==> flow/design.v <==
module PE (
    input              clk,
    input              CIM_en,
    input              STDW,  
    input              STDR,  
    input        [5:0] STD_A,  
    input        [3:0] weight_in,  
    input      [255:0] act_in,  
    output reg   [3:0] weight_out,  
    output reg  [13:0] PSUM  
);
reg  [255:0] weight;  
integer i;
always @(posedge clk) begin
    for (i = 0; i < 64; i = i+1) begin
        if (STDW && STD_A == i) begin  
            weight[4*i+3 -: 4] <= weight_in;
        end
    end
end
always@(*) begin
    weight_out = 4'b0;
    PSUM = 14'b0;
    if (STDW) begin  
    end
    else if (STDR) begin  
        weight_out = weight[4*STD_A+3 -: 4];
    end
    else begin  
        if (CIM_en) begin
            for (i = 0; i < 64; i = i+1) begin
                PSUM = PSUM + weight[4*i+3 -: 4] * act_in[4*i+3 -: 4];  
            end
        end
    end
end
endmodule
---- Tool chain data of PE ----
Module PE before and after one edit of its RTL, step after step.
Lines under "original" count in the file above, lines under "edited" in the edited file.
"difference" is "edited" less "original", of the values as shown; "rel. change" is that difference over "original", in percent.
Operators carry their Yosys type and port widths (W data, S select, Z words).
Library cell names are shortened.
A cell with n/a has no value.
design
  design top .............................. PE
  clock ................................... clk
  standard-cell library ................... sky130hd
  library corner .......................... tt_025C_1v80

---- The edit ----
The edit as a unified diff against the file above.
The edit is scripted: it alters the design's behaviour and was not made to optimise anything.
begin of diff
@@ -6,8 +6,10 @@
     input        [5:0] STD_A,  
     input        [3:0] weight_in,  
-    input      [255:0] act_in,  
+    input      [255:0] act_in_pad,  
     output reg   [3:0] weight_out,  
     output reg  [13:0] PSUM  
 );
+reg [255:0] act_in;
+always @(posedge clk) act_in <= act_in_pad;
 reg  [255:0] weight;  
 integer i;
end of diff

---- Word level ----
Source: Yosys, flattened and elaborated, memories not mapped. Widths are those after wreduce; folded enables and synchronous resets count as part of the registers. Registers that Yosys merges into a memory's read port (data or address) are not register bits. Print and check cells do not count. Equal cells are merged and count once.
bit counts
  item                             original  edited  difference  rel. change (%)
  register bits after elaboration  256       512     +256        +100.00
  output and inout bits            18        18      0           0.00
  elaborated cells                 328       329     +1          +0.30
operators by class
  item                           original  edited  difference  rel. change (%)
  shifts and indexed selects     1         1       0           0.00
  multipliers                    64        64      0           0.00
  equality and inequality tests  63        63      0           0.00
  add/sub/neg operators          66        66      0           0.00
  mux-type cells                 5         5       0           0.00
  reduce/logical cells           65        65      0           0.00
operators by type and width
  operator                 original  edited  difference  rel. change (%)
  $logic_and A1 B1 Y1      64        64      0           0.00
  $mul A4 B4 Y8            64        64      0           0.00
  $add A14 B8 Y14          57        57      0           0.00
  $eq A6 B6 Y1 const B     32        32      0           0.00
  $eq A6 B5 Y1 const B     16        16      0           0.00
  $eq A6 B4 Y1 const B     8         8       0           0.00
  $eq A6 B3 Y1 const B     4         4       0           0.00
  $mux W14                 3         3       0           0.00
  $eq A6 B2 Y1 const B     2         2       0           0.00
  $mux W4                  2         2       0           0.00
  $add A10 B8 Y11          1         1       0           0.00
  $add A11 B8 Y12          1         1       0           0.00
  $add A12 B8 Y13          1         1       0           0.00
  $add A13 B8 Y14          1         1       0           0.00
  $add A8 B2 Y9 const B    1         1       0           0.00
  $add A8 B8 Y9            1         1       0           0.00
  $add A9 B1 Y10 const B   1         1       0           0.00
  $add A9 B8 Y10           1         1       0           0.00
  $eq A6 B1 Y1 const B     1         1       0           0.00
  $logic_not A6 Y1         1         1       0           0.00
  $shiftx A256 B11 Y4      1         1       0           0.00
  $sub A10 B3 Y11 const B  1         1       0           0.00

---- Logic depth ----
Yosys ltp: most cells in a row. Word level: on the elaborated netlist, between registers, memories and ports. Mapped: between sequential cells and ports; inverters and the memories' decode and read muxes count.
logic depth
  item                           original  edited  difference  rel. change (%)
  depth after elaboration        67        67      0           0.00
  ABC_AREA                       0         0       n/a         n/a
  gate-level depth with buffers  31        31      0           0.00
  gate-level depth less buffers  31        31      0           0.00

---- After synthesis ----
The flow's flattened synthesis, as Yosys stat reports it; memories are mapped. The netlist is that of the ABC_AREA named above (0 if unset); the other value can give another one.
synthesis totals
  item                    original  edited   difference  rel. change (%)
  synthesis area (um^2)   47317.9   52437.8  +5119.9     +10.82
  sequential area (um^2)  7687.4    12812.3  +5124.9     +66.67
  flip-flop cells         256       512      +256        +100.00
  cells in the netlist    4352      4608     +256        +5.88
cell types
  cell      original  edited  difference  rel. change (%)
  dfxtp_1   0         256     +256        n/a
  buf_4     4         7       +3          +75.00
  buf_6     8         6       -2          -25.00
  buf_2     5         4       -1          -20.00
  inv_1     1196      1196    0           0.00
  fa_1      1002      1002    0           0.00
  and2_1    742       742     0           0.00
  ha_1      518       518     0           0.00
  nand2_1   317       317     0           0.00
  edfxtp_1  256       256     0           0.00
  nor2_1    79        79      0           0.00
  mux4_2    48        48      0           0.00
  mux2i_1   34        34      0           0.00
  a22oi_1   32        32      0           0.00
  a21oi_1   19        19      0           0.00
  nand3_1   15        15      0           0.00
  clkbuf_1  13        13      0           0.00
  a21o_1    7         7       0           0.00
Not every row of either side is listed.

---- Worst setup path after synthesis ----
Source: OpenSTA report_checks on the synthesized netlist (no wires, ideal clock, input and output delay 20% of the period each), path of least setup slack; recovery checks are left aside. Register names are those of the netlist, which keeps one name where synthesis merged equal registers.
timing after synthesis
  item                           original                edited                difference  rel. change (%)
  kind                           in2out                  reg2out               n/a         n/a
  start point                    input port act_in[226]  register weight[225]  n/a         n/a
  end point                      output port PSUM[11]    output port PSUM[11]  n/a         n/a
  delay of the path (ps)         8645                    9079                  +434        +5.02
  buffers on the path            0                       0                     0           n/a
  data required time (ps)        16000                   16000                 0           0.00
  time at the first pin (ps)     4000                    0                     -4000       -100.00
  input delay (ps)               4000                    n/a                   n/a         n/a
  stages                         31                      32                    +1          +3.23
  data arrival time (ps)         12645                   9079                  -3566       -28.20
  slack (ps)                     3355                    6921                  +3566       n/a
  period (ps)                    20000                   20000                 0           0.00
  synthesis period reached (ps)  16645                   13079                 -3566       -21.42
"delay of the path" = arrival - input delay + setup time.
A path that ends at an output port has no setup time.
"stages" counts driving pins, that of a launching flip-flop among them; a cell with two outputs on the path counts twice.
"synthesis period reached" = period - worst setup slack (recovery checks aside). The figure is calculated, with input and output delays left at 20% of the set period.
The rows between start and end are the longest chain of elaborated cells between them; the timing report does not say that the signal goes this way. Where chains are equally long, one stands for them.
A line is the first line of the expression or statement that the cell stems from. Yosys adds cells for indexed reads and writes and turns some case tables into memories.
between the ends, after synthesis, original
  cells stage by stage .................... and2_1 fa_1 inv_1 fa_1 inv_1 fa_1 inv_1 fa_1 inv_1 fa_1 fa_1 inv_1 fa_1 inv_1 fa_1 fa_1 inv_1 fa_1 inv_1 fa_1 inv_1 fa_1 inv_1 fa_1 ha_1 fa_1 a21o_1 a21o_1 a311oi_1 nor3_1 nor3b_1
  cells in the longest elaborated chain ... 12
RTL lines, path after synthesis, original
  item                          RTL line  RTL
  start: declaration            8         input      [255:0] act_in,
  $mul A4 B4 Y8                 32        PSUM = PSUM + weight[4*i+3 -: 4] * act_in[4*i+3 -: 4];
  $add A14 B8 Y14 (8 in a row)  32
  $mux W14                      30        if (CIM_en) begin
  $mux W14                      26        else if (STDR) begin
  $mux W14                      24        if (STDW) begin
  end: declaration              10        output reg  [13:0] PSUM
between the ends, after synthesis, edited
  cells stage by stage .................... edfxtp_1 and2_1 fa_1 inv_1 fa_1 inv_1 fa_1 inv_1 fa_1 inv_1 fa_1 fa_1 inv_1 fa_1 inv_1 fa_1 fa_1 inv_1 fa_1 inv_1 fa_1 inv_1 fa_1 inv_1 fa_1 ha_1 fa_1 a21o_1 a21o_1 a311oi_1 nor3_1 nor3b_1
  cells in the longest elaborated chain ... 12
RTL lines, path after synthesis, edited
  item                          RTL line  RTL
  start: declaration            14        reg  [255:0] weight;
  start: assignment             19        weight[4*i+3 -: 4] <= weight_in;
  $mul A4 B4 Y8                 34        PSUM = PSUM + weight[4*i+3 -: 4] * act_in[4*i+3 -: 4];
  $add A14 B8 Y14 (8 in a row)  34
  $mux W14                      32        if (CIM_en) begin
  $mux W14                      28        else if (STDR) begin
  $mux W14                      26        if (STDW) begin
  end: declaration              10        output reg  [13:0] PSUM

---- Timing after layout ----
From the final timing report of the runs of set A: the path of least setup slack in the routed layout; clock arrival at registers is part of the times.
The report prints the path's times to 10 ps; the period is as set.
timing after layout
  item                        original               edited                difference  rel. change (%)
  kind                        in2out                 reg2out               n/a         n/a
  start point                 input port act_in[36]  register weight[75]   n/a         n/a
  end point                   output port PSUM[11]   output port PSUM[11]  n/a         n/a
  input delay (ps)            4000                   n/a                   n/a         n/a
  buffers on the path         2                      1                     -1          -50.00
  period (ps)                 20000                  20000                 0           0.00
  slack (ps)                  1530                   4920                  +3390       n/a
  time at the first pin (ps)  4000                   670                   -3330       -83.25
  data required time (ps)     16000                  16000                 0           0.00
  stages                      31                     29                    -2          -6.45
  data arrival time (ps)      14470                  11080                 -3390       -23.43
The rows between start and end are the longest chain of elaborated cells between them; the timing report does not say that the signal goes this way. Where chains are equally long, one stands for them.
between the ends, after layout, original
  cells stage by stage .................... clkdlybuf4s50_1 and2_1 fa_1 fa_1 fa_1 inv_1 fa_1 inv_1 fa_1 fa_1 inv_1 fa_1 inv_1 fa_1 inv_1 fa_1 inv_1 fa_1 fa_1 inv_1 fa_1 inv_1 fa_1 ha_1 fa_1 a21o_1 a21o_1 a311oi_1 nor3_1 nor3b_1 clkdlybuf4s50_1
  cells in the longest elaborated chain ... 59
RTL lines, path after layout, original
  item                           RTL line  RTL
  start: declaration             8         input      [255:0] act_in,
  $mul A4 B4 Y8                  32        PSUM = PSUM + weight[4*i+3 -: 4] * act_in[4*i+3 -: 4];
  $add A14 B8 Y14 (55 in a row)  32
  $mux W14                       30        if (CIM_en) begin
  $mux W14                       26        else if (STDR) begin
  $mux W14                       24        if (STDW) begin
  end: declaration               10        output reg  [13:0] PSUM
between the ends, after layout, edited
  cells stage by stage .................... edfxtp_1 and2_1 fa_1 fa_1 inv_1 fa_1 inv_1 fa_1 inv_1 fa_1 fa_1 fa_1 inv_1 fa_1 fa_1 fa_1 fa_1 inv_1 fa_1 inv_1 fa_1 ha_1 fa_1 a21o_1 a21o_1 a311oi_1 nor3_1 nor3b_1 clkdlybuf4s50_1
  cells in the longest elaborated chain ... 50
RTL lines, path after layout, edited
  item                           RTL line  RTL
  start: declaration             14        reg  [255:0] weight;
  start: assignment              19        weight[4*i+3 -: 4] <= weight_in;
  $mul A4 B4 Y8                  34        PSUM = PSUM + weight[4*i+3 -: 4] * act_in[4*i+3 -: 4];
  $add A14 B8 Y14 (46 in a row)  34
  $mux W14                       32        if (CIM_en) begin
  $mux W14                       28        else if (STDR) begin
  $mux W14                       26        if (STDW) begin
  end: declaration               10        output reg  [13:0] PSUM

---- Measured runs ----
Both versions went through the flow (Yosys, OpenROAD) with the same settings in each pair. Constraints: input delay and output delay 20% of the set period each, output load 0.01 pF.
settings, set A
  period_ns ............................... 20.0
  CAP_MARGIN .............................. 20
  CORE_MARGIN ............................. 2
  CORE_UTILIZATION ........................ 40
  SLEW_MARGIN ............................. 20
measured results, set A
  item                                    original  edited    difference  rel. change (%)
  utilization of the finished layout (%)  45.1      45.9      +0.8        n/a
  die area (um^2)                         121062.0  134007.0  +12945.0    +10.69
  clock period achieved (ps)              18470     15078     -3392       -18.36
  lowest setup slack (ps)                 1530      4922      +3392       n/a
  smallest hold slack (ps)                4062      3760      -302        n/a
  chip area in the Yosys report (um^2)    47317.9   52437.8   +5119.9     +10.82
settings, set B
  ABC_AREA ................................ 0
  CAP_MARGIN .............................. 15
  CELL_PAD_IN_SITES_GLOBAL_PLACEMENT ...... 2
  CORE_ASPECT_RATIO ....................... 1.66
  CORE_UTILIZATION ........................ 23
  GPL_TIMING_DRIVEN ....................... 1
  PLACE_DENSITY ........................... 0.42
  SETUP_SLACK_MARGIN ...................... 0.28
  period_ns ............................... 10.6
  CORE_MARGIN ............................. 2
  SLEW_MARGIN ............................. 20
measured results, set B
  item                                    original  edited    difference  rel. change (%)
  utilization of the finished layout (%)  29.2      29.2      0.0         n/a
  die area (um^2)                         209490.0  231950.0  +22460.0    +10.72
  clock period achieved (ps)              13419     12313     -1106       -8.24
  lowest setup slack (ps)                 -2819     -1713     +1106       n/a
  smallest hold slack (ps)                1892      1872      -20         n/a
  chip area in the Yosys report (um^2)    47317.9   52437.8   +5119.9     +10.82
"clock period achieved" = clock period - worst setup slack. The figure is calculated, with input and output delays left at 20% of the set period.
